==> flow/design.v <==
module dec #(parameter w=2)(
	input [w-1:0] s,
	input e,
	output reg [2**w-1:0] o
);
	always @ (*) begin
		o = 0;
		if (e)
  		  o[s] = 1;
	end
endmodule
module rgst #(
	parameter w=8
)(
	input clk, rst_b, ld, clr,
	input [w-1:0] d,
	output reg [w-1:0] q
);
	always @ (posedge clk, negedge rst_b)
		if (!rst_b)			q <= 0;
		else if (clr)			q <= 0;
		else if (ld)			q <= d;
endmodule
module cntr #(parameter w=8)(
	input clk, rst_b,c_up,clr,
	output reg [w-1:0] q
);
	always @ (posedge clk, negedge rst_b)
		if (!rst_b)			q <= 0;
		else if (c_up)			q <= q+1;
		else if (clr)			q <= 0;
endmodule
module pktmux(
  input [63:0] pkt,msg_len,
  input pad_pkt,zero_pkt,mgln_pkt,
  output reg [63:0] o
);
  always @ (*)
    if (pad_pkt == 1)         o=(1<<63);
    else if (zero_pkt == 1)   o=0;
    else if (mgln_pkt == 1)   o=msg_len;
    else                      o=pkt;
endmodule
module regfl(
  input clk,rst_b,we,
  input [2:0] s,
  input [63:0] d,
  output [511:0] q
);
  wire [7:0] dout;
  dec #(.w(3)) inst1(.s(s),.e(we),.o(dout));
  generate
    genvar i;
    for (i=0; i<8; i=i+1) begin:v
      rgst #(.w(64)) gi(.clk(clk),.rst_b(rst_b),.clr(1'b0),.d(d),.ld(dout[i]),
          .q(q[511-i*64:448-i*64]));
    end
  endgenerate
endmodule
module sha2indpath(
  input clk,rst_b,clr,st_pkt,pad_pkt,zero_pkt,mgln_pkt,
  input [63:0] pkt,
  output [2:0] idx,
  output [511:0] blk
);
  wire [63:0] mlen, mout;
  wire [21:0] mlen_r;
  assign mlen = {42'b0, mlen_r};
  pktmux inst1(.pkt(pkt),.pad_pkt(pad_pkt),.zero_pkt(zero_pkt),
      .mgln_pkt(mgln_pkt),.msg_len(mlen),.o(mout));
  regfl inst2(.clk(clk),.rst_b(rst_b),.we(st_pkt),.d(mout),
      .s(idx),.q(blk));
  cntr #(.w(3)) inst3(.clk(clk),.rst_b(rst_b),.clr(clr),.c_up(st_pkt),.q(idx));
  rgst #(.w(22)) inst4(.clk(clk),.rst_b(rst_b),.clr(clr),.q(mlen_r),
      .ld(st_pkt&(~(pad_pkt|zero_pkt|mgln_pkt))),
      .d(mlen_r+22'd64));
endmodule
module sha2inctrl(
  input clk,rst_b,lst_pkt,
  input [2:0] idx,
  output reg st_pkt,pad_pkt,
  output reg zero_pkt,mgln_pkt,
  output reg blk_val,msg_end
);
  localparam START=0,RX_PKT=1,PAD=2,ZERO=3,MGLN=4,MSG_END=5,STOP=6;
  reg [2:0] st,st_nxt;
  always @ (*)
    case(st)
      START,RX_PKT: if (lst_pkt == 0)             st_nxt=RX_PKT;
                    else                          st_nxt=PAD;
      PAD,ZERO:     if (idx == 6)                 st_nxt=MGLN;
                    else                          st_nxt=ZERO;
      MGLN:                                       st_nxt=MSG_END;
      MSG_END,STOP:                               st_nxt=STOP;
      default:                                    st_nxt=STOP;
    endcase
  always @ (*) begin
    blk_val=0;
    msg_end=0;
    st_pkt=0;
    pad_pkt=0;
    zero_pkt=0;
    mgln_pkt=0;
    case(st)
      START: begin
        st_pkt=1; end
      RX_PKT: begin
        st_pkt=1;
        if (idx == 0)
          blk_val=1; end
      PAD: begin
        st_pkt=1;
        pad_pkt=1;
        if (idx == 0)
          blk_val=1; end
      ZERO: begin
        st_pkt=1;
        zero_pkt=1;
        if (idx == 0)
          blk_val=1; end
      MGLN: begin
        st_pkt=1;
        mgln_pkt=1; end
      MSG_END: begin
        blk_val=1;
        msg_end=1; end
    endcase
  end
  always @ (posedge clk, negedge rst_b)
    if (rst_b == 0)                                 st<=START;
    else                                            st<=st_nxt;
endmodule
module sha2in(
  input clk,rst_b,lst_pkt,
  input [63:0] pkt,
  output [511:0] blk,
  output blk_val,msg_end
);
  wire [2:0] idx;
  wire st_pkt,pad_pkt,zero_pkt,mgln_pkt;
  sha2inctrl ctrl(.clk(clk),.rst_b(rst_b),.lst_pkt(lst_pkt),.idx(idx),
      .st_pkt(st_pkt),.pad_pkt(pad_pkt),.zero_pkt(zero_pkt),
      .mgln_pkt(mgln_pkt),.blk_val(blk_val),.msg_end(msg_end));
  sha2indpath dpath(.clk(clk),.rst_b(rst_b),.clr(1'b0),.st_pkt(st_pkt),
      .pad_pkt(pad_pkt),.zero_pkt(zero_pkt),.mgln_pkt(mgln_pkt),
      .pkt(pkt),.idx(idx),.blk(blk));
endmodule
Tool chain data of sha2in
What the tools print for sha2in, step after step. Lines are those of the file above, counted from 1. Library cell names are shortened. The mark - stands for no value.

Top module: sha2in. Clock: clk. Standard-cell library: sky130hd. Timing corner: tt_025C_1v80.

After elaboration
Yosys after proc, flatten, opt, wreduce and memory -nomap, before mapping. Memory bits, and registers merged into a memory's read port (data or address), are not among the register bits. Print and check cells are not counted. Equal cells are merged and count once.

The figure for bits in registers is 540. The entry for latch bits reads 0. Bits in writable memories: 0. The entry for ROM bits reads 0. Clocked read ports x word width: 0. The figure for memory cells is 0. The figure for output and inout port bits is 514. Word-level cells: 46.

The entry for $add $sub $neg reads 3. Under $mul stands 0. The entry for div/mod/pow operators reads 0. Order comparisons: 0. For equal/unequal tests the number is 6. Under shift operators stands 1. The figure for mux-type cells is 15. The entry for bitwise logic cells reads 4. Reductions and logical operators: 6.

Operators by type and width (number): 64-bit two-way mux (3); 22-bit by 7-bit adder with 22-bit output (second input constant) (1); 3-bit == test (second input constant) (3); 3-bit case mux with 3-bit select (1); 1-bit by 4-bit variable shift with 8-bit output (first input constant) (1); 8-bit two-way mux (1); 3-bit by 2-bit == test with 1-bit output (second input constant) (2); 3-bit zero test (2); 3-bit two-way mux (2); 1-bit two-way mux (6); 5-bit OR reduction (1); 2-bit OR reduction (2); 3-bit negation with 4-bit output (1); 3-bit by 1-bit adder with 3-bit output (second input constant) (1); 3-bit by 1-bit == test with 1-bit output (second input constant) (1); 3-bit OR reduction (1); 1-bit bitwise OR (2); 1-bit case mux with 2-bit select (1); 2-bit two-way mux (1); 1-bit AND (1); 1-bit NOT (1).

Longest topological paths
Yosys ltp: most cells in a row. Word level: on the elaborated netlist, between registers, memories and ports. Mapped: between sequential cells and ports; inverters and the memories' decode and read muxes count.

The figure for depth in word-level cells is 6. Under ABC_AREA stands 0. The entry for gate-level depth with buffers reads 10.

Synthesis result
Source: synth_stat.txt of the flow (Yosys; design flattened, memories mapped). It holds for the ABC_AREA given above (unset counts as 0); a run with the other value may have another netlist. Totals and module areas in this step are rounded.

For cell count the number is 1793. Under cell area after synthesis stands 20300 µm². Under area of sequential cells stands 13400 µm². Mapped flip-flops: 537. Under buffers stands 113.

Cells by type (number): dfrtp_1 (536); o21ai_0 (383); nand2_1 (456); mux2_2 (111); buf_2 (86); mux2i_1 (34); and2_1 (48); inv_1 (39); xnor2_1 (13); ha_1 (7); buf_4 (9); buf_6 (6); and3_1 (6); clkbuf_1 (10); o211ai_2 (3); xor2_1 (4); nand3_1 (6); nor2_1 (8).

Other cell types: 17; their cells: 28. By module: a second synthesis without flattening, with its own total; a netlist apart from the flattened one above.

Under cell total of the unflattened synthesis stands 1958. For area (unflattened synthesis) the number is 23700 µm².

Rows give one instance, submodules left out.

By module: rgst (w=64) (times used 8, cells 206, area 2610 µm²); pktmux (times used 1, cells 143, area 1050 µm²); rgst (w=22) (times used 1, cells 71, area 912 µm²); sha2indpath (times used 1, cells 45, area 310 µm²); sha2inctrl (times used 1, cells 18, area 230 µm²); dec (w=3) (times used 1, cells 22, area 150 µm²); cntr (w=3) (times used 1, cells 9, area 136 µm²); regfl (times used 1, cells 1, area 3.8 µm²); sha2in (times used 1, cells 1, area 3.8 µm²).

Worst setup path after synthesis
Source: OpenSTA report_checks on the synthesized netlist (no wires, ideal clock, input and output delay 20% of the period each), path of least setup slack; recovery checks are left aside. Register names are those of the netlist, which keeps one name where synthesis merged equal registers.

Path kind: register to register. Start point: register dpath.inst3.q[0]. End point: register dpath.inst2.v[2].gi.q[22]. Under period stands 4.0 ns. The figure for setup time is 0.125 ns. The entry for time at the first pin reads 0.000 ns. The entry for arrival reads 2.005 ns. Data required time: 3.875 ns. The entry for slack reads 1.870 ns. Path delay: 2.130 ns. Driving pins on the path: 9. For buffers on the path the number is 2. The entry for synthesis period reached reads 2.13 ns.

"path delay" is the arrival time less input delay plus setup time. "driving pins on the path" counts driving pins, that of a launching flip-flop among them; a cell with two outputs on the path counts twice. "synthesis period reached" = period - worst setup slack (recovery checks aside). The figure is calculated, with input and output delays left at 20% of the set period. Between the ends stands the longest chain of elaborated cells between them, by number of cells; it is not shown to be the way that was timed. Of several equally long chains one is given. Each line given opens the expression or statement behind the cell; cells for indexed reads and writes are added by Yosys, which also makes memories of some case tables. A register here has more assigning lines than the two given.

Path through: dfrtp_1 > inv_1 > ha_1 > ha_1 > nand4_1 > a21oi_1 > buf_2 > buf_2 > mux2_2. Under length of the longest elaborated chain stands 3. The entry for elaborated cells on any way between the ends reads 3. Classes of those cells: add/sub: 1; shift: 1; mux: 1.

RTL lines, path post-synthesis: start, declared (RTL line 26) `output reg [w-1:0] q`; start, assigned (RTL line 29) `if (!rst_b) q <= 0;`; start, assigned (RTL line 30) `else if (c_up) q <= q+1;`; 3-bit negation with 4-bit output (RTL line 9) `o[s] = 1;`; 1-bit by 4-bit variable shift with 8-bit output (RTL line 9); 8-bit two-way mux (RTL line 8) `if (e)`; end, assigned (RTL line 20) `if (!rst_b) q <= 0;`; end, assigned (RTL line 22) `else if (ld) q <= d;`; end, declared (RTL line 17) `output reg [w-1:0] q`.

Path in the finished layout
From the final timing report of run A: the path of least setup slack in the routed layout; clock arrival at registers is part of the times.

Path kind: register to register. Start point: register ctrl.st. End point: register dpath.inst2.v[5].gi.q[21]. Under period stands 2.38 ns. The figure for setup time is 0.14 ns. The entry for time at the first pin reads 0.62 ns. The entry for arrival reads 2.68 ns. Data required time: 2.87 ns. The entry for slack reads 0.19 ns. Driving pins on the path: 11. For buffers on the path the number is 7.

An end named without its bit number is one bit of that signal or, where synthesis recoded a state register, one of its new flip-flops. A register here has more assigning lines than the two given.

Path through: dfrtp_1 > buf_6 > or3_4 > buf_8 > buf_12 > buf_6 > o211ai_4 > buf_12 > buf_12 > clkbuf_16 > o21ai_0.

RTL lines, path post-layout: start, declared (RTL line 86) `reg [2:0] st,st_nxt;`; start, assigned (RTL line 130) `if (rst_b == 0)                                 st<=START;`; start, assigned (RTL line 131) `else                                            st<=st_nxt;`; end, assigned (RTL line 20) `if (!rst_b) q <= 0;`; end, assigned (RTL line 22) `else if (ld) q <= d;`; end, declared (RTL line 17) `output reg [w-1:0] q`.

No chain of elaborated cells between the ends is given.

Data sheet: physical implementation of sha2in

Design sha2in on sky130hd. What follows are 4 stored runs of the flow, each under its own settings; their order means nothing. The constraints put input and output delay at 20% of the set period each and load the outputs with 0.01 pF. "achieved period" is the run's clock period less its worst setup slack. It is reckoned from that one timing run; input and output delays stay at 20% of the period that was set. By "critical setup path time" is meant the share of the clock period that the worst setup path is allowed (20% is reserved at inputs, 20% at outputs), minus its slack. Clock arrival times at its registers enter into it. "total power after layout" is the tool's figure for a default switching activity; nothing was simulated. Measured values are rounded.

Files of run A:
==> flow/run.sh <==
#!/bin/bash
# the make line also repeats the synthesis and layout settings of config.mk as NAME=value (left out here)
make -C /OpenROAD-flow-scripts/flow DESIGN_CONFIG=/design/flow/config.mk WORK_HOME=/design/flow/orfs CLKGATE_MAP_FILE= finish
==> flow/config.mk <==
export PLATFORM = sky130hd
export DESIGN_NAME = sha2in
export DESIGN_NICKNAME = sha2in
export VERILOG_FILES = /design/flow/design.v
export SDC_FILE = /design/flow/constraint.sdc
export NUM_CORES = 4
export LEC_CHECK = 0
export ABC_AREA = 0
export CAP_MARGIN = 0
export CELL_PAD_IN_SITES_GLOBAL_PLACEMENT = 3
export CORE_MARGIN = 2
export CORE_UTILIZATION = 15
export CTS_CLUSTER_SIZE = 29
export HOLD_SLACK_MARGIN = 0.28
export MAX_ROUTING_LAYER = met5
export MIN_ROUTING_LAYER = met1
export PLACE_DENSITY = 0.49
export SETUP_SLACK_MARGIN = 0.36
export SLEW_MARGIN = 20
==> flow/constraint.sdc <==
create_clock -name core_clock -period 2.38 [get_ports {clk}]
set_input_delay 0.4760 -clock core_clock [delete_from_list [all_inputs] [get_ports {clk}]]
set_output_delay 0.4760 -clock core_clock [all_outputs]
set_load 0.01 [all_outputs]

Results of run A. The setup slack of the critical path reads 0.190 ns. The achieved period is 2.190 ns. The total power after layout is 49.2 mW. For the post-route utilization the run shows 25.2 %. The full die area stands at 138000 µm². The measured area of the standard cells in the finished layout is 33700 µm². For the post-route setup TNS the run shows 0.000 ns. The netlist area reported by Yosys comes to 20300 µm². For the critical setup path time the run shows 2.19 ns. Worst setup path type: register to register.

Files of run B:
==> flow/run.sh <==
#!/bin/bash
# the make line also repeats the synthesis and layout settings of config.mk as NAME=value (left out here)
make -C /OpenROAD-flow-scripts/flow DESIGN_CONFIG=/design/flow/config.mk WORK_HOME=/design/flow/orfs CLKGATE_MAP_FILE= finish
==> flow/config.mk <==
export PLATFORM = sky130hd
export DESIGN_NAME = sha2in
export DESIGN_NICKNAME = sha2in
export VERILOG_FILES = /design/flow/design.v
export SDC_FILE = /design/flow/constraint.sdc
export NUM_CORES = 4
export LEC_CHECK = 0
export ABC_AREA = 1
export CAP_MARGIN = 20
export CELL_PAD_IN_SITES_GLOBAL_PLACEMENT = 1
export CORE_MARGIN = 2
export CORE_UTILIZATION = 44
export CTS_CLUSTER_DIAMETER = 312
export CTS_CLUSTER_SIZE = 80
export GPL_ROUTABILITY_DRIVEN = 0
export PLACE_DENSITY_LB_ADDON = 0.13
export SLEW_MARGIN = 20
==> flow/constraint.sdc <==
create_clock -name core_clock -period 2.54 [get_ports {clk}]
set_input_delay 0.5080 -clock core_clock [delete_from_list [all_inputs] [get_ports {clk}]]
set_output_delay 0.5080 -clock core_clock [all_outputs]
set_load 0.01 [all_outputs]

Results of run B. The full die area stands at 50600 µm². The achieved period is 2.371 ns. The total power after layout is 35.5 mW. For the critical setup path time the run shows 1.86 ns. Worst setup path type: register to output. For the post-route setup TNS the run shows 0.000 ns. For the post-route utilization the run shows 59.3 %. The netlist area reported by Yosys comes to 21500 µm². The measured area of the standard cells in the finished layout is 28400 µm². The setup slack of the critical path reads 0.169 ns.

Files of run C:
==> flow/run.sh <==
#!/bin/bash
# the make line also repeats the synthesis and layout settings of config.mk as NAME=value (left out here)
make -C /OpenROAD-flow-scripts/flow DESIGN_CONFIG=/design/flow/config.mk WORK_HOME=/design/flow/orfs CLKGATE_MAP_FILE= finish
==> flow/config.mk <==
export PLATFORM = sky130hd
export DESIGN_NAME = sha2in
export DESIGN_NICKNAME = sha2in
export VERILOG_FILES = /design/flow/design.v
export SDC_FILE = /design/flow/constraint.sdc
export NUM_CORES = 4
export LEC_CHECK = 0
export CAP_MARGIN = 20
export CELL_PAD_IN_SITES_DETAIL_PLACEMENT = 1
export CORE_ASPECT_RATIO = 1.54
export CORE_MARGIN = 2
export CORE_UTILIZATION = 28
export CTS_CLUSTER_SIZE = 95
export GPL_ROUTABILITY_DRIVEN = 0
export MAX_ROUTING_LAYER = met4
export MIN_ROUTING_LAYER = met2
export SLEW_MARGIN = 20
==> flow/constraint.sdc <==
create_clock -name core_clock -period 2.41 [get_ports {clk}]
set_input_delay 0.4820 -clock core_clock [delete_from_list [all_inputs] [get_ports {clk}]]
set_output_delay 0.4820 -clock core_clock [all_outputs]
set_load 0.01 [all_outputs]

Results of run C. The total power after layout is 42.7 mW. The measured area of the standard cells in the finished layout is 29300 µm². The full die area stands at 74600 µm². For the post-route setup TNS the run shows 0.000 ns. For the post-route utilization the run shows 40.8 %. The netlist area reported by Yosys comes to 20300 µm². The achieved period is 2.327 ns. For the critical setup path time the run shows 2.33 ns. Worst setup path type: register to register. The setup slack of the critical path reads 0.083 ns.

Files of run D:
==> flow/run.sh <==
#!/bin/bash
# the make line also repeats the synthesis and layout settings of config.mk as NAME=value (left out here)
make -C /OpenROAD-flow-scripts/flow DESIGN_CONFIG=/design/flow/config.mk WORK_HOME=/design/flow/orfs CLKGATE_MAP_FILE= finish
==> flow/config.mk <==
export PLATFORM = sky130hd
export DESIGN_NAME = sha2in
export DESIGN_NICKNAME = sha2in
export VERILOG_FILES = /design/flow/design.v
export SDC_FILE = /design/flow/constraint.sdc
export NUM_CORES = 4
export LEC_CHECK = 0
export CAP_MARGIN = 20
export CELL_PAD_IN_SITES_DETAIL_PLACEMENT = 2
export CELL_PAD_IN_SITES_GLOBAL_PLACEMENT = 3
export CORE_MARGIN = 2
export CORE_UTILIZATION = 17
export PLACE_DENSITY_LB_ADDON = 0.1
export SETUP_SLACK_MARGIN = 0.83
export SLEW_MARGIN = 20
export TNS_END_PERCENT = 30
==> flow/constraint.sdc <==
create_clock -name core_clock -period 4.69 [get_ports {clk}]
set_input_delay 0.9380 -clock core_clock [delete_from_list [all_inputs] [get_ports {clk}]]
set_output_delay 0.9380 -clock core_clock [all_outputs]
set_load 0.01 [all_outputs]

Results of run D. The full die area stands at 122000 µm². For the post-route utilization the run shows 25.7 %. The setup slack of the critical path reads 1.32 ns. The achieved period is 3.369 ns. For the critical setup path time the run shows 2.43 ns. Worst setup path type: register to output. The total power after layout is 22.9 mW. For the post-route setup TNS the run shows 0.000 ns. The measured area of the standard cells in the finished layout is 30400 µm². The netlist area reported by Yosys comes to 20300 µm².
